==> flow/design.v <==
`timescale 10ns / 1ns
`timescale 10ns / 1ns
module riscv_cpu(
	input  rst,
	input  clk,
	output reg [31:0] PC,
	output Inst_Req_Valid,
	input Inst_Req_Ack,
	input  [31:0] Instruction,
	input Inst_Valid,
	output Inst_Ack,
	output [31:0] Address,
	output MemWrite,
	output [31:0] Write_data,
	output [3:0] Write_strb,
	output MemRead,
	input Mem_Req_Ack,
	input  [31:0] Read_data,
	input Read_data_Valid,
	output Read_data_Ack
);
reg [31:0] IR ;
reg [31:0] MDR;
reg [31:0] PC_reg;
reg [31:0] ALU_reg;
reg [31:0] RF_reg1;
reg [31:0] RF_reg2;
wire RegWrite_Valid;
wire MemRead_Valid ;
wire MemWrite_Valid;
wire [31:0] ALUResult;
wire        zero     ;
wire [31:0] PCset   ;
wire [31:0] PCadd4  ;
wire [31:0] PCoffset;
wire [31:0] signextend_out;
wire [31:0] zeroextend_out;
wire [31:0] shiftleft2_out;
wire [31:0]sext;
wire [31:0]sext_b;
wire [31:0]sext_u;
wire [9:0]ALUOp;
wire [2:0]ALUSrcA;
wire [2:0]ALUSrcB;
wire [3:0]RegSrc;
wire [1:0]Branch;
wire      Reg_Write;   
wire      RegWrite;
wire      BranchPerf;
wire [7:0]MemSrc;
wire      DataRead; 
wire      PCWrite;
wire      IRWrite;
wire      PCSrc;
wire [4 :0] RF_waddr ;
wire [4 :0] RF_raddr1;
wire [4 :0] RF_raddr2;
wire        RF_wen   ;
wire [31:0] RF_wdata ;
wire [31:0] RF_rdata1;
wire [31:0] RF_rdata2;
wire [31:0] ALU_data1;
wire [31:0] ALU_data2;
wire [31:0] MemOutput;
wire [31:0] RegOutput;
wire IR_wen;
assign IR_wen = ~DataRead & IRWrite;
always @(posedge clk) 
begin
    IR <= IR_wen ? Instruction : IR;
end
always @(posedge clk) 
begin
    MDR <= DataRead ? Read_data : MDR;
end
always @(posedge clk) 
begin
    ALU_reg <= ALUResult;
end
always @(posedge clk) 
begin
    RF_reg1 <= RF_rdata1;
end
always @(posedge clk) 
begin
    RF_reg2 <= RF_rdata2;
end
always @(posedge clk) 
begin
    if(rst)
        PC_reg <= PC_reg;
    else
        PC_reg <= PC;
end
always@(posedge clk) 
begin
    if(rst)
         PC <= 32'd0;
    else                  
        PC <= (PCWrite | BranchPerf) ? PCset : PC;           
end
assign BranchPerf = (Branch[0] & zero) | (Branch[1] &~zero);
assign PCset = PCSrc ? ALUResult : ALU_reg; 
control Control(
    clk,
    rst,
    Inst_Req_Ack,
    IR,
    Inst_Valid,
    Mem_Req_Ack,
    Read_data_Valid,
    sext,
    sext_b,
    sext_u,    
    ALUOp,
    ALUSrcA,
    ALUSrcB,
    RegSrc,
    Branch,
    RegWrite,   
    MemSrc,
    Inst_Req_Valid,  
    Inst_Ack,
    MemRead,
    MemWrite, 
    Read_data_Ack,
    DataRead, 
    PCWrite,
    IRWrite,
    PCSrc
);
assign RF_waddr  = IR[11: 7];
assign RF_raddr1 = IR[19:15];
assign RF_raddr2 = IR[24:20];
assign RF_wen    = RegWrite ;
reg_file Reg_file(
    clk,
    rst,
    RF_waddr,
    RF_raddr1,
    RF_raddr2,
    RF_wen,
    RF_wdata,
    RF_rdata1,
    RF_rdata2
);
assign ALU_data1  = (ALUSrcA == 2'b01) ? PC      :
                    (ALUSrcA == 2'b10) ? PC-4    :
                                         RF_reg1 ; 
assign ALU_data2  = (ALUSrcB == 2'b01) ? sext     : 
                    (ALUSrcB == 2'b10) ? sext_b   :
                    (ALUSrcB == 2'b11) ? 32'd4    :
                                         RF_reg2;
alu ALU(
    ALU_data1,
    ALU_data2,
    ALUOp,
    zero,
    ALUResult
);
mem_operation MemOperation(
    MemSrc,
    MDR,
    RF_reg2,
    ALU_reg[1:0],
    MemOutput,
    RegOutput,
    Write_strb
);
assign Address    = {ALU_reg[31:2], 2'b00};
assign Write_data = RegOutput;
assign RF_wdata = RegSrc[0] ? MemOutput:
                  RegSrc[1] ? sext_u:
                  RegSrc[2] ? PC_reg:
                  RegSrc[3] ? ALU_reg:                 
                              ALU_reg;
endmodule
`timescale 10ns / 1ns
module control(
    input clk,
    input rst,
    input  Inst_Req_Ack,
    input  [31:0]inst,
    input  Inst_Valid,
    input  Mem_Req_Ack,
    input  Read_data_Valid,
    output [31:0]sext,
    output [31:0]sext_b,
    output [31:0]sext_u,        
    output [9:0]alu_op,
    output [2:0]alu_src_a,
    output [2:0]alu_src_b,
    output [3:0]reg_src,
    output [1:0]branch,
    output      reg_write,   
    output [7:0]mem_src,
    output Inst_Req_Valid,  
    output Inst_Ack,
    output MemRead,
    output MemWrite, 
    output Read_data_Ack,
    output data_read, 
    output pc_write,
    output ir_write,
    output pc_src
);
wire  [6:0]inst_6_0  ;
wire  [2:0]inst_14_12;
wire  [6:0]inst_31_25;
assign inst_6_0   = inst[6 : 0];
assign inst_14_12 = inst[14:12];
assign inst_31_25 = inst[31:25];
wire type_j;
wire type_r;
wire type_s;
wire type_b;
wire type_i;
wire type_u;
wire type_l;
wire type_ical ;
assign type_j = (inst_6_0==7'b1101111);
assign type_r = (inst_6_0==7'b0110011);
assign type_s = (inst_6_0==7'b0100011);
assign type_b = (inst_6_0==7'b1100011);
assign type_i =  type_l   | type_ical | inst_jalr;
assign type_u  =  inst_lui | inst_auipc;
assign type_ical = (inst_6_0==7'b0010011);
assign type_l    = (inst_6_0==7'b0000011);
wire inst_lui  ;
wire inst_auipc;
wire inst_jal  ;
wire inst_jalr ;
wire inst_beq  ;
wire inst_bne  ;
wire inst_blt  ;
wire inst_bge  ;
wire inst_bltu ;
wire inst_bgeu ;
wire inst_lb   ;
wire inst_lh   ;
wire inst_lw   ;
wire inst_lbu  ;
wire inst_lhu  ;
wire inst_sb   ;
wire inst_sh   ;
wire inst_sw   ;
wire inst_addi ;
wire inst_slti ;
wire inst_sltiu;
wire inst_xori ;
wire inst_ori  ;
wire inst_andi ;
wire inst_slli ;
wire inst_srli ;
wire inst_srai ;
wire inst_add  ;
wire inst_sub  ;
wire inst_sll  ;
wire inst_slt  ;
wire inst_sltu ;
wire inst_xor  ;
wire inst_srl  ;
wire inst_sra  ;
wire inst_or   ;
wire inst_and  ;
assign inst_lui   = (inst_6_0==7'b0110111  );
assign inst_auipc = (inst_6_0==7'b0010111);
assign inst_jal   = (type_j);
assign inst_jalr  = (inst_6_0==7'b1100111 & inst_14_12==3'b000 );
assign inst_beq   = (type_b & inst_14_12==3'b000  );
assign inst_bne   = (type_b & inst_14_12==3'b001  );
assign inst_blt   = (type_b & inst_14_12==3'b100  );
assign inst_bge   = (type_b & inst_14_12==3'b101  );
assign inst_bltu  = (type_b & inst_14_12==3'b110 );
assign inst_bgeu  = (type_b & inst_14_12==3'b111 );
assign inst_lb    = (type_l & inst_14_12==3'b000   );
assign inst_lh    = (type_l & inst_14_12==3'b001   );
assign inst_lw    = (type_l & inst_14_12==3'b010   );
assign inst_lbu   = (type_l & inst_14_12==3'b100  );
assign inst_lhu   = (type_l & inst_14_12==3'b101  );
assign inst_sb    = (type_s & inst_14_12==3'b000   );
assign inst_sh    = (type_s & inst_14_12==3'b001   );
assign inst_sw    = (type_s & inst_14_12==3'b010   );
assign inst_addi  = (type_ical & inst_14_12==3'b000 );
assign inst_slti  = (type_ical & inst_14_12==3'b010 );
assign inst_sltiu = (type_ical & inst_14_12==3'b011);
assign inst_xori  = (type_ical & inst_14_12==3'b100 );
assign inst_ori   = (type_ical & inst_14_12==3'b110  );
assign inst_andi  = (type_ical & inst_14_12==3'b111 );
assign inst_slli  = (type_ical & inst_14_12==3'b001 & inst_31_25==7'b0000000);
assign inst_srli  = (type_ical & inst_14_12==3'b101 & inst_31_25==7'b0000000);
assign inst_srai  = (type_ical & inst_14_12==3'b101 & inst_31_25==7'b0100000);
assign inst_add   = (type_r & inst_14_12==3'b000  & inst_31_25==7'b0000000);
assign inst_sub   = (type_r & inst_14_12==3'b000  & inst_31_25==7'b0100000);
assign inst_sll   = (type_r & inst_14_12==3'b001  & inst_31_25==7'b0000000);
assign inst_slt   = (type_r & inst_14_12==3'b010  & inst_31_25==7'b0000000);
assign inst_sltu  = (type_r & inst_14_12==3'b011 & inst_31_25==7'b0000000);
assign inst_xor   = (type_r & inst_14_12==3'b100  & inst_31_25==7'b0000000);
assign inst_srl   = (type_r & inst_14_12==3'b101  & inst_31_25==7'b0000000);
assign inst_sra   = (type_r & inst_14_12==3'b101  & inst_31_25==7'b0100000);
assign inst_or    = (type_r & inst_14_12==3'b110   & inst_31_25==7'b0000000);
assign inst_and   = (type_r & inst_14_12==3'b111  & inst_31_25==7'b0000000);
wire [9:0]alu_op_tmp     ;
wire [2:0]alu_src_a_tmp  ;
wire [2:0]alu_src_b_tmp  ;
wire [3:0]reg_src_tmp    ;
wire [1:0]branch_tmp     ;
wire      reg_write_tmp  ;    
wire [7:0]mem_src_tmp    ;
assign alu_op_tmp[0] = type_l     | type_s    | inst_jalr  |
                       inst_addi  | inst_add  | inst_jal   |
                       inst_auipc ;
assign alu_op_tmp[1] = inst_beq   | inst_bne  | inst_sub   ;
assign alu_op_tmp[2] = inst_blt   | inst_bge  | inst_slti  |
                       inst_slt   ;
assign alu_op_tmp[3] = inst_bltu  | inst_bgeu | inst_sltiu |
                       inst_sltu  ;
assign alu_op_tmp[4] = inst_andi  | inst_and  ;
assign alu_op_tmp[5] = inst_or    | inst_ori  ;
assign alu_op_tmp[6] = inst_xor   | inst_xori ;
assign alu_op_tmp[7] = inst_sll   | inst_slli ;
assign alu_op_tmp[8] = inst_srl   | inst_srli ;
assign alu_op_tmp[9] = inst_sra   | inst_srai ; 
assign alu_src_a_tmp = (inst_auipc | type_j) ? 2'b10: 2'b00;   
assign alu_src_b_tmp = (type_i | type_s | type_j | inst_auipc) ? 2'b01: 2'b00; 
assign branch_tmp[0] = inst_beq   | inst_bge  | inst_bgeu ;
assign branch_tmp[1] = inst_bne   | inst_blt  | inst_bltu ;
assign mem_src_tmp[0] = inst_lw   ;
assign mem_src_tmp[1] = inst_lb   ;
assign mem_src_tmp[2] = inst_lbu  ;
assign mem_src_tmp[3] = inst_lh   ;
assign mem_src_tmp[4] = inst_lhu  ;
assign mem_src_tmp[5] = inst_sw   ;
assign mem_src_tmp[6] = inst_sb   ;
assign mem_src_tmp[7] = inst_sh   ;
assign reg_write_tmp  = type_u | type_r | type_j | type_ical | inst_jalr | type_l;
assign reg_src_tmp[0] = type_l   ;
assign reg_src_tmp[1] = inst_lui ;
assign reg_src_tmp[2] = inst_jalr| type_j;
assign reg_src_tmp[3] = 1'b0;
wire [31:0]imm_i;
wire [31:0]imm_s;
wire [31:0]imm_b;
wire [31:0]imm_u;
wire [31:0]imm_j;
assign imm_i  = {{21{inst[31]}}, inst[30:20]};
assign imm_s  = {{21{inst[31]}}, inst[30:25], inst[11:7]};
assign imm_b  = {{20{inst[31]}}, inst[7], inst[30:25], inst[11:8], 1'b0};
assign imm_u  = {inst[31:12], 12'b0};
assign imm_j  = {{12{inst[31]}}, inst[19:12], inst[20], inst[30:21], 1'b0};
assign sext = ({32{type_i}} & {imm_i})
            | ({32{type_s}} & {imm_s})
            | ({32{type_b}} & {imm_b})
            | ({32{type_u}} & {imm_u})
            | ({32{type_j}} & {imm_j});
assign sext_b = imm_b;
assign sext_u = imm_u;
reg [3:0]current_state;
wire [3:0]next_state;
wire [ 3:0] IF_next;
wire [ 3:0] IW_next;
wire [ 3:0] ID_next;
wire [ 3:0] EX_next;  
wire [ 3:0] LD_next;
wire [ 3:0] RW_next;
wire [ 3:0] ST_next;
wire [ 3:0] WB_next;
assign IF_next    = (Inst_Req_Ack) ? 4'b0001: 4'b0000; 
assign IW_next    = (Inst_Valid)   ? 4'b0010: 4'b0001;  
assign ID_next    = 4'b0011;
assign EX_next    = (type_l) ? 4'b0110:
                    (type_s) ? 4'b0101:
                    (type_b) ? 4'b0000:
                               4'b0100;                                             
assign LD_next    = (Mem_Req_Ack)     ? 4'b0111: 4'b0110 ;
assign RW_next    = (Read_data_Valid) ? 4'b0100 : 4'b0111;
assign ST_next    = (Mem_Req_Ack)     ? 4'b0000 : 4'b0101 ;
assign WB_next    = 4'b0000;
assign next_state = (current_state == 4'b0000)  ? IF_next :
                    (current_state == 4'b0001)  ? IW_next :
                    (current_state == 4'b0010)  ? ID_next :
                    (current_state == 4'b0011)  ? EX_next :
                    (current_state == 4'b0110)  ? LD_next :
                    (current_state == 4'b0111) ? RW_next :
                    (current_state == 4'b0101)  ? ST_next :
                    (current_state == 4'b0100)  ? WB_next :
                                            4'b0000;
always@(posedge clk) begin     
    current_state <= (rst) ? 4'b1000 : next_state;
end
assign Inst_Req_Valid = (current_state == 4'b0000);    
assign Inst_Ack       = (current_state == 4'b0001 || current_state == 4'b1000);  
assign MemRead        = (current_state == 4'b0110);
assign MemWrite       = (current_state == 4'b0101);      
assign Read_data_Ack  = (current_state == 4'b0111);
assign alu_op    = (current_state == 4'b0000 || current_state == 4'b0010) ? 10'b0000000001:   
                   alu_op_tmp   ;
assign alu_src_a = (current_state == 4'b0000) ? 2'b01:
                   (current_state == 4'b0010) ? 2'b10:  
                   alu_src_a_tmp; 
assign alu_src_b = (current_state == 4'b0000) ? 2'b11:
                   (current_state == 4'b0010) ? 2'b10:
                   alu_src_b_tmp;
assign reg_src   = (current_state == 4'b0100) ? reg_src_tmp : 3'b0001;
assign branch    = (current_state == 4'b0000 || current_state == 4'b0001 || current_state == 4'b0010 || current_state == 4'b1000) ? 2'b0 : branch_tmp ;
assign mem_src   = (current_state == 4'b0000 || current_state == 4'b0001 || current_state == 4'b0010 || current_state == 4'b1000) ? 8'b0 : mem_src_tmp;
assign reg_write = (current_state == 4'b0100) ? reg_write_tmp : 1'b0;
assign data_read = (current_state == 4'b0111 && Read_data_Ack && Read_data_Valid);  
assign pc_write  = (current_state == 4'b0000 && Inst_Req_Ack  && Inst_Req_Valid || current_state == 4'b0011 && (type_j || inst_jalr));
assign ir_write  = (current_state == 4'b0001 && Inst_Valid && Inst_Ack);     
assign pc_src    = (current_state == 4'b0000 || current_state == 4'b0011 && (type_j || inst_jalr));
endmodule
`timescale 10ns / 1ns
module alu(
    input [32 - 1:0] A,
    input [32 - 1:0] B,
    input [9:0] alu_op,
    output Zero,
    output [32 - 1:0] Result
);
wire alu_add ;    
wire alu_sub ;    
wire alu_slt ;    
wire alu_sltu;    
wire alu_and ;    
wire alu_or  ;    
wire alu_xor ;    
wire alu_sll ;    
wire alu_srl ;    
wire alu_sra ;    
assign alu_add  = alu_op[0];
assign alu_sub  = alu_op[1];
assign alu_slt  = alu_op[2];
assign alu_sltu = alu_op[3];
assign alu_and  = alu_op[4];
assign alu_or   = alu_op[5];
assign alu_xor  = alu_op[6];
assign alu_sll  = alu_op[7];
assign alu_srl  = alu_op[8];
assign alu_sra  = alu_op[9];
wire [31:0] add_sub_result; 
wire [31:0] slt_result; 
wire [31:0] sltu_result;
wire [31:0] and_result;
wire [31:0] or_result;
wire [31:0] xor_result;
wire [31:0] sll_result; 
wire [31:0] srl_result; 
wire [31:0] sra_result; 
wire [31:0] adder_a     ;
wire [31:0] adder_b     ;
wire [33:0] adder_result;
wire        adder_cin   ;
assign adder_a      = A;
assign adder_b      = (alu_sub | alu_slt) ? ~B : B;
assign adder_cin    = (alu_sub | alu_slt);
assign adder_result = {adder_a,adder_cin} + {adder_b,adder_cin};
assign add_sub_result = adder_result[32:1];
assign slt_result[31:1] = 31'b0;
assign slt_result[0]    = (A[31]  & ~B[31])
                        | ((A[31] ~^ B[31]) & adder_result[32]);
assign sltu_result[31:1] = 31'b0;
assign sltu_result[0]    = (A < B);                        
assign and_result = A & B;
assign or_result  = A | B;
assign xor_result = A ^ B;
assign sll_result = A << B[4:0];
assign sra_result = {{31{A[31]}}, 1'b0} << ~(B[4:0]) | A >> B[4:0];
assign srl_result = A >> B[4:0];
assign Zero     = ({Result} == 32'b0);
assign Result     = ({32{alu_add | alu_sub}} & add_sub_result)
                  | ({32{alu_slt          }} & slt_result    )
                  | ({32{alu_sltu         }} & sltu_result   )
                  | ({32{alu_and          }} & and_result    )
                  | ({32{alu_or           }} & or_result     )
                  | ({32{alu_xor          }} & xor_result    )
                  | ({32{alu_sll          }} & sll_result    )
                  | ({32{alu_sra          }} & sra_result    )
                  | ({32{alu_srl          }} & srl_result    );                                    
endmodule
`timescale 10ns / 1ns
module mem_operation(
    input  [7 :0]control_code,
    input  [31:0]mem_input,
    input  [31:0]reg_input,
    input  [1 :0]ea,    
    output [31:0]mem_output,
    output [31:0]reg_output,
    output [3 :0]write_strb
);
wire [31:0] lw_result ;
wire [31:0] lb_result ;
wire [31:0] lbu_result;
wire [31:0] lh_result ;
wire [31:0] lhu_result;
assign lw_result  = mem_input;
assign lb_result  = ({32{ea==2'b00}} & {{24{mem_input[ 7]}},mem_input[7 : 0]})
                  | ({32{ea==2'b01}} & {{24{mem_input[15]}},mem_input[15: 8]})
                  | ({32{ea==2'b10}} & {{24{mem_input[23]}},mem_input[23:16]})
                  | ({32{ea==2'b11}} & {{24{mem_input[31]}},mem_input[31:24]});
assign lbu_result = ({32{ea==2'b00}} & {{24'd0},mem_input[7 : 0]})
                  | ({32{ea==2'b01}} & {{24'd0},mem_input[15: 8]})
                  | ({32{ea==2'b10}} & {{24'd0},mem_input[23:16]})
                  | ({32{ea==2'b11}} & {{24'd0},mem_input[31:24]});
assign lh_result  = ({32{ea[1]==1'b0}} & {{16{mem_input[15]}},mem_input[15: 0]})               
                  | ({32{ea[1]==1'b1}} & {{16{mem_input[31]}},mem_input[31:16]});
assign lhu_result = ({32{ea[1]==1'b0}} & {{16'd0},mem_input[15: 0]})
                  | ({32{ea[1]==1'b1}} & {{16'd0},mem_input[31:16]});
assign mem_output = ({32{control_code[0]}} & lw_result )
                  | ({32{control_code[1]}} & lb_result )
                  | ({32{control_code[2]}} & lbu_result)
                  | ({32{control_code[3]}} & lh_result )
                  | ({32{control_code[4]}} & lhu_result); 
wire [3:0] sw_strb ;
wire [3:0] sb_strb ;
wire [3:0] sh_strb ;
assign sw_strb  = 4'b1111;
assign sb_strb  = ({4{ea==2'b00}} & 4'b0001)
                | ({4{ea==2'b01}} & 4'b0010)
                | ({4{ea==2'b10}} & 4'b0100)
                | ({4{ea==2'b11}} & 4'b1000);
assign sh_strb  = ({4{ea[1]==1'b0}} & 4'b0011)
                | ({4{ea[1]==1'b1}} & 4'b1100);
assign write_strb = ({4{control_code[5]}} & sw_strb )
                  | ({4{control_code[6]}} & sb_strb )
                  | ({4{control_code[7]}} & sh_strb );
wire [31:0] sw_result ;
wire [31:0] sb_result ;
wire [31:0] sh_result ;
assign sw_result  = reg_input;
assign sb_result  = ({32{ea[1:0]==2'b00}} & {24'd0,reg_input[ 7: 0]      })
                  | ({32{ea[1:0]==2'b01}} & {16'd0,reg_input[ 7: 0], 8'd0})
                  | ({32{ea[1:0]==2'b10}} & { 8'd0,reg_input[ 7: 0],16'd0})
                  | ({32{ea[1:0]==2'b11}} & {      reg_input[ 7: 0],24'd0});
assign sh_result  = ({32{ea[1]==1'b0 }} & {16'd0,reg_input[15: 0]})
                  | ({32{ea[1]==1'b1 }} & {reg_input[15: 0],16'd0});
assign reg_output = ({32{control_code[5]}} & sw_result )
                  | ({32{control_code[6]}} & sb_result )
                  | ({32{control_code[7]}} & sh_result );
endmodule
`timescale 10 ns / 1 ns
module reg_file(
	input clk,
	input rst,
	input [5 - 1:0] waddr,
	input [5 - 1:0] raddr1,
	input [5 - 1:0] raddr2,
	input wen,
	input [32 - 1:0] wdata,
	output [32 - 1:0] rdata1,
	output [32 - 1:0] rdata2
);
	reg [32-1:0] rf[32 - 1:0];
	assign rdata1=rf[raddr1];
	assign rdata2=rf[raddr2];
	always@(posedge clk)
	begin
	  	if(rst)
	  	begin
	  		rf[0]<=0;
			rf[1]<=0;
	  		rf[2]<=0;
			rf[3]<=0;
	  		rf[4]<=0;
			rf[5]<=0;
	  		rf[6]<=0;
			rf[7]<=0;
	  		rf[8]<=0;
			rf[9]<=0;
	  		rf[10]<=0;
			rf[11]<=0;
	  		rf[12]<=0;
			rf[13]<=0;
	  		rf[14]<=0;
			rf[15]<=0;
	  		rf[16]<=0;
			rf[17]<=0;
	  		rf[18]<=0;
			rf[19]<=0;
	  		rf[20]<=0;
			rf[21]<=0;
	  		rf[22]<=0;
			rf[23]<=0;
	  		rf[24]<=0;
			rf[25]<=0;
	  		rf[26]<=0;
			rf[27]<=0;
	  		rf[28]<=0;
			rf[29]<=0;
	  		rf[30]<=0;
			rf[31]<=0;															
		end
		else 
		begin
			if(wen==1&&waddr!=0)
			begin
				rf[waddr]<=wdata;
			end
		end
	end
endmodule
== From RTL to reports: riscv_cpu ==
Tool output for the design above, in the order of the flow.
Lines are those of the file above, counted from 1.
The mark n/a stands for no value.
Set-up
  top: riscv_cpu
  clock input: clk
  library: sky130hd
  corner: tt_025C_1v80

== After elaboration ==
Source: Yosys, flattened and elaborated, memories not mapped. Widths are those after wreduce; folded enables and synchronous resets count as part of the registers. Registers that Yosys merges into a memory's read port (data or address) are not register bits. Print and check cells do not count.
Yosys's memory passes give these memory sizes; they may raise the number of words (mostly to a power of two), join words into wider ones and drop unused or constant bits.
Operators by class
  order comparisons: 1
  reductions and logical operators: 21
  eq/ne operators: 33
  mux-type cells: 43
  bitwise logic cells: 180
  shift operators: 3
  $add $sub $neg: 2
Operators by type and width (number)
  bitwise OR 32 bit: 32
  AND 32 bit: 29
  2-to-1 mux 32 bit: 12
  AND 32 x 8 -> 32 bit: 5
  AND 32 x 16 -> 32 bit: 4
  AND 32 x 1 -> 32 bit: 2
  << shifter 32 x 5 -> 32 bit: 2
  AND 1 bit: 49
  bitwise OR 1 bit: 42
  2-to-1 mux 4 bit: 9
  adder 33 bit: 1
  AND 32 x 24 -> 32 bit: 1
  subtractor 32 x 3 -> 32 bit (second input constant): 1
  less-than comparator 32 bit: 1
  XOR 32 bit: 1
  right shift 32 x 5 -> 32 bit: 1
  NOT 32 bit: 1
  logical NOT 32 bit: 1
  == test 7 x 6 -> 1 bit (second input constant): 4
  == test 7 bit (second input constant): 3
  == test 4 x 3 -> 1 bit (second input constant): 4
  == test 3 x 2 -> 1 bit (second input constant): 5
  2-to-1 mux 3 bit: 5
  == test 7 x 5 -> 1 bit (second input constant): 2
  == test 3 bit (second input constant): 4
  bitwise OR 4 bit: 3
  2-to-1 mux 2 bit: 6
  2-to-1 mux 10 bit: 1
Other operator kinds: 24; their cells: 52.
Word-level totals
  memory cells: 1
  bits in registers: 164
  bits in writable memories: 1024
  output and inout bits: 105
  input port bits: 70
Memories
  Reg_file.rf: words 32, width 32, RTL line 553  | reg [32-1:0] rf[32 - 1:0];

== Depth ==
Longest topological path by Yosys (ltp), each cell counted once; first at word level (registers and memories cut), then after technology mapping (sequential cells cut; the memories' decode and read muxes count).
Logic depth
  depth after elaboration: 32
  ABC_AREA: 1
  mapped depth: 40
  mapped depth without buffers: 38

== Netlist ==
The flow's flattened synthesis, as Yosys stat reports it; memories are mapped. The netlist is that of the ABC_AREA named above (0 if unset); the other value can give another one.
Mapped netlist
  flip-flops: 1257
  buffer cells: 750
  sequential area: 36374.9 um^2
  cells in the netlist: 9329
  cell area after synthesis: 74574.0 um^2
Cells by type (number)
  sky130_fd_sc_hd__edfxtp_1: 1120
  sky130_fd_sc_hd__nor2_1: 2028
  sky130_fd_sc_hd__o21ai_0: 1203
  sky130_fd_sc_hd__nand2_1: 1307
  sky130_fd_sc_hd__o221ai_1: 395
  sky130_fd_sc_hd__inv_1: 796
  sky130_fd_sc_hd__dfxtp_1: 137
  sky130_fd_sc_hd__nand3_1: 528
  sky130_fd_sc_hd__clkbuf_1: 637
  sky130_fd_sc_hd__ha_1: 129
  sky130_fd_sc_hd__a21oi_1: 294
  sky130_fd_sc_hd__o22ai_1: 115
  sky130_fd_sc_hd__a31oi_1: 95
  sky130_fd_sc_hd__a32oi_1: 61
  sky130_fd_sc_hd__xor2_1: 39
  sky130_fd_sc_hd__buf_4: 39
  sky130_fd_sc_hd__nor3_1: 36
  sky130_fd_sc_hd__buf_2: 35
Not listed: further types 45, cells in them 335.

== Path before layout ==
Path of least setup slack by OpenSTA after synthesis, without wires, with an ideal clock, recovery checks aside; 20% of the period is set as input and as output delay. Where synthesis merged equal registers, the netlist keeps one of their names.
Timing post-synthesis
  path type: input to register
  from: input port Read_data_Valid
  to: register IR[0]
  library setup time: 461 ps
  data arrival time: 4500 ps
  slack: 3539 ps
  time at the first pin: 1700 ps
  stages on the path: 3
  data required time: 8039 ps
  delay of the path: 3261 ps
  external input delay: 1700 ps
  clock period: 8500 ps
  synthesis period reached: 4961 ps
"delay of the path" is the arrival time less input delay plus setup time.
"stages on the path": output pins that drive a net of the path, with the launching flip-flop's if there is one; two outputs of one cell count as two.
"synthesis period reached" = period - worst setup slack (recovery checks aside). The figure is calculated, with input and output delays left at 20% of the set period.
The rows between start and end are the longest chain of elaborated cells between them; the timing report does not say that the signal goes this way. Where chains are equally long, one stands for them.
A line is the first line of the expression or statement that the cell stems from. Yosys adds cells for indexed reads and writes and turns some case tables into memories.
Between the ends, post-synthesis
  cells stage by stage: sky130_fd_sc_hd__nand2_1 sky130_fd_sc_hd__inv_1 sky130_fd_sc_hd__nor3_1
  length of the longest elaborated chain: 3
  elaborated cells between the ends (all ways): 3
  RTL lines with such cells: 2
  those cells by class: 2 x logic; 1 x reduce/logical
RTL lines, path post-synthesis
  start, declared: RTL line 19  | input Read_data_Valid,
  logical AND 1 bit: RTL line 408  | assign data_read = (current_state == 4'b0111 && Read_data_Ack && Read_data_Valid);
  NOT 1 bit: RTL line 67  | assign IR_wen = ~DataRead & IRWrite;
  AND 1 bit: RTL line 67
  end, assigned: RTL line 70  | IR <= IR_wen ? Instruction : IR;
  end, declared: RTL line 22  | reg [31:0] IR ;
Nets of the timed path that keep an RTL name, with a line that drives or declares them; the list need not be complete.
Named nets, post-synthesis (RTL line)
  Control.data_read: 408

== Timing after layout ==
From the final timing report of entry A: the path of least setup slack in the routed layout; clock arrival at registers is part of the times.
The report prints the path's times to 10 ps; the period is as set.
Timing post-layout
  path type: register to register
  from: register PC[3]
  to: register ALU_reg[28]
  stages on the path: 35
  time at the first pin: 740 ps
  data arrival time: 6070 ps
  clock period: 4590 ps
  slack: -800 ps
  data required time: 5270 ps
  library setup time: 90 ps
The rows between start and end are the longest chain of elaborated cells between them; the timing report does not say that the signal goes this way. Where chains are equally long, one stands for them.
Between the ends, post-layout
  cells stage by stage: sky130_fd_sc_hd__dfxtp_1 sky130_fd_sc_hd__inv_1 sky130_fd_sc_hd__ha_1 sky130_fd_sc_hd__nand3_1 sky130_fd_sc_hd__nor2_1 sky130_fd_sc_hd__buf_4 sky130_fd_sc_hd__nand3_1 sky130_fd_sc_hd__xor2_1 sky130_fd_sc_hd__buf_4 sky130_fd_sc_hd__nand2_1 sky130_fd_sc_hd__nand2_2 sky130_fd_sc_hd__clkinvlp_4 sky130_fd_sc_hd__ha_2 sky130_fd_sc_hd__nand2_2 sky130_fd_sc_hd__buf_6 sky130_fd_sc_hd__nor2_4 sky130_fd_sc_hd__a311oi_2 sky130_fd_sc_hd__buf_4 sky130_fd_sc_hd__a21oi_2 sky130_fd_sc_hd__nor2_4 sky130_fd_sc_hd__nor2_2 sky130_fd_sc_hd__nand2_1 sky130_fd_sc_hd__buf_4 sky130_fd_sc_hd__buf_4 sky130_fd_sc_hd__buf_4 sky130_fd_sc_hd__buf_6 sky130_fd_sc_hd__buf_6 sky130_fd_sc_hd__buf_6 sky130_fd_sc_hd__buf_6 sky130_fd_sc_hd__buf_6 sky130_fd_sc_hd__buf_6 sky130_fd_sc_hd__buf_6 sky130_fd_sc_hd__buf_6 sky130_fd_sc_hd__buf_6 sky130_fd_sc_hd__buf_6
  length of the longest elaborated chain: 13
  elaborated cells between the ends (all ways): 26
  those cells by class: 2 x add/sub; 3 x shift; 2 x mux; 19 x logic
RTL lines, path post-layout
  start, declared: RTL line 6  | output reg [31:0] PC,
  start, assigned: RTL line 98  | PC <= 32'd0;
  start, assigned: RTL line 100  | PC <= (PCWrite | BranchPerf) ? PCset : PC;
  subtractor 32 x 3 -> 32 bit: RTL line 148  | (ALUSrcA == 2'b10) ? PC-4    :
  2-to-1 mux 32 bit: RTL line 148
  2-to-1 mux 32 bit: RTL line 147  | assign ALU_data1  = (ALUSrcA == 2'b01) ? PC      :
  adder 33 bit: RTL line 457  | assign adder_result = {adder_a,adder_cin} + {adder_b,adder_cin};
  AND 32 bit: RTL line 471  | assign Result     = ({32{alu_add | alu_sub}} & add_sub_result)
  bitwise OR 32 bit (8 in a row): RTL line 471
  end, assigned: RTL line 78  | ALU_reg <= ALUResult;
  end, declared: RTL line 25  | reg [31:0] ALU_reg;
Nets of the timed path that keep an RTL name, with a line that drives or declares them; the list need not be complete.
Named nets, post-layout (RTL line)
  ALU.Result[28]: 471

## Implementation results

Measured data: module riscv_cpu, platform sky130hd, 3 stored runs of the flow under differing settings, order arbitrary. Input and output delays are each 20% of the period that was set; the output load is 0.01 pF.
"achieved clock period" is the run's clock period less its worst setup slack. It is reckoned from that one timing run; input and output delays stay at 20% of the period that was set.
"worst setup path time" means the part of the period allowed to the worst setup path (the constraints hold back 20% at inputs and 20% at outputs) less its slack; where the path has registers, the arrival times of their clocks count too.
"power" is the tool's figure for a default switching activity; nothing was simulated.
"worst setup path time" is given in steps of 10 ps.

Entry A
==> flow/run.sh <==
#!/bin/bash
# the make line also repeats the synthesis and layout settings of config.mk as NAME=value (left out here)
make -C /OpenROAD-flow-scripts/flow DESIGN_CONFIG=/design/flow/config.mk WORK_HOME=/design/flow/orfs CLKGATE_MAP_FILE= finish
==> flow/config.mk <==
export PLATFORM = sky130hd
export DESIGN_NAME = riscv_cpu
export DESIGN_NICKNAME = riscv_cpu
export VERILOG_FILES = /design/flow/design.v
export SDC_FILE = /design/flow/constraint.sdc
export NUM_CORES = 4
export LEC_CHECK = 0
export ABC_AREA = 1
export CAP_MARGIN = 30
export CELL_PAD_IN_SITES_DETAIL_PLACEMENT = 1
export CELL_PAD_IN_SITES_GLOBAL_PLACEMENT = 0
export CORE_ASPECT_RATIO = 1.62
export CORE_MARGIN = 2
export CORE_UTILIZATION = 40
export CTS_CLUSTER_DIAMETER = 186
export CTS_CLUSTER_SIZE = 18
export PLACE_DENSITY_LB_ADDON = 0.01
export SLEW_MARGIN = 35
export TNS_END_PERCENT = 70
==> flow/constraint.sdc <==
create_clock -name core_clock -period 4.59 [get_ports {clk}]
set_input_delay 0.9180 -clock core_clock [delete_from_list [all_inputs] [get_ports {clk}]]
set_output_delay 0.9180 -clock core_clock [all_outputs]
set_load 0.01 [all_outputs]

==> results of entry A <==
chip area after synthesis (Yosys): 74574.0 um^2
die area: 190006.0 um^2
standard-cell area of the final layout: 93070.5 um^2
utilization: 50.3%
worst setup slack after layout: -802 ps
total negative slack: -24596 ps
worst hold slack: 494 ps
power: 27.003 mW
achieved clock period: 5392 ps
worst setup path time: 5390 ps
worst setup path kind: register to register

Entry B
==> flow/run.sh <==
#!/bin/bash
# the make line also repeats the synthesis and layout settings of config.mk as NAME=value (left out here)
make -C /OpenROAD-flow-scripts/flow DESIGN_CONFIG=/design/flow/config.mk WORK_HOME=/design/flow/orfs CLKGATE_MAP_FILE= finish
==> flow/config.mk <==
export PLATFORM = sky130hd
export DESIGN_NAME = riscv_cpu
export DESIGN_NICKNAME = riscv_cpu
export VERILOG_FILES = /design/flow/design.v
export SDC_FILE = /design/flow/constraint.sdc
export NUM_CORES = 4
export LEC_CHECK = 0
export CAP_MARGIN = 20
export CORE_MARGIN = 2
export CORE_UTILIZATION = 40
export SLEW_MARGIN = 20
==> flow/constraint.sdc <==
create_clock -name core_clock -period 8.5 [get_ports {clk}]
set_input_delay 1.7000 -clock core_clock [delete_from_list [all_inputs] [get_ports {clk}]]
set_output_delay 1.7000 -clock core_clock [all_outputs]
set_load 0.01 [all_outputs]

==> results of entry B <==
chip area after synthesis (Yosys): 72155.5 um^2
die area: 183801.0 um^2
standard-cell area of the final layout: 81772.2 um^2
utilization: 45.7%
worst setup slack after layout: 702 ps
total negative slack: 0 ps
worst hold slack: 490 ps
power: 15.939 mW
achieved clock period: 7798 ps
worst setup path time: 7800 ps
worst setup path kind: register to register

Entry C
==> flow/run.sh <==
#!/bin/bash
# the make line also repeats the synthesis and layout settings of config.mk as NAME=value (left out here)
make -C /OpenROAD-flow-scripts/flow DESIGN_CONFIG=/design/flow/config.mk WORK_HOME=/design/flow/orfs CLKGATE_MAP_FILE= finish
==> flow/config.mk <==
export PLATFORM = sky130hd
export DESIGN_NAME = riscv_cpu
export DESIGN_NICKNAME = riscv_cpu
export VERILOG_FILES = /design/flow/design.v
export SDC_FILE = /design/flow/constraint.sdc
export NUM_CORES = 4
export LEC_CHECK = 0
export ABC_AREA = 1
export CAP_MARGIN = 30
export CELL_PAD_IN_SITES_GLOBAL_PLACEMENT = 3
export CORE_ASPECT_RATIO = 1.62
export CORE_MARGIN = 2
export CORE_UTILIZATION = 40
export CTS_CLUSTER_DIAMETER = 186
export CTS_CLUSTER_SIZE = 18
export PLACE_DENSITY_LB_ADDON = 0.01
export SLEW_MARGIN = 35
export TNS_END_PERCENT = 70
==> flow/constraint.sdc <==
create_clock -name core_clock -period 7.92 [get_ports {clk}]
set_input_delay 1.5840 -clock core_clock [delete_from_list [all_inputs] [get_ports {clk}]]
set_output_delay 1.5840 -clock core_clock [all_outputs]
set_load 0.01 [all_outputs]

==> results of entry C <==
chip area after synthesis (Yosys): 74574.0 um^2
die area: 190006.0 um^2
standard-cell area of the final layout: 82165.1 um^2
utilization: 44.4%
worst setup slack after layout: 784 ps
total negative slack: 0 ps
worst hold slack: 490 ps
power: 14.551 mW
achieved clock period: 7136 ps
worst setup path time: 7140 ps
worst setup path kind: register to register
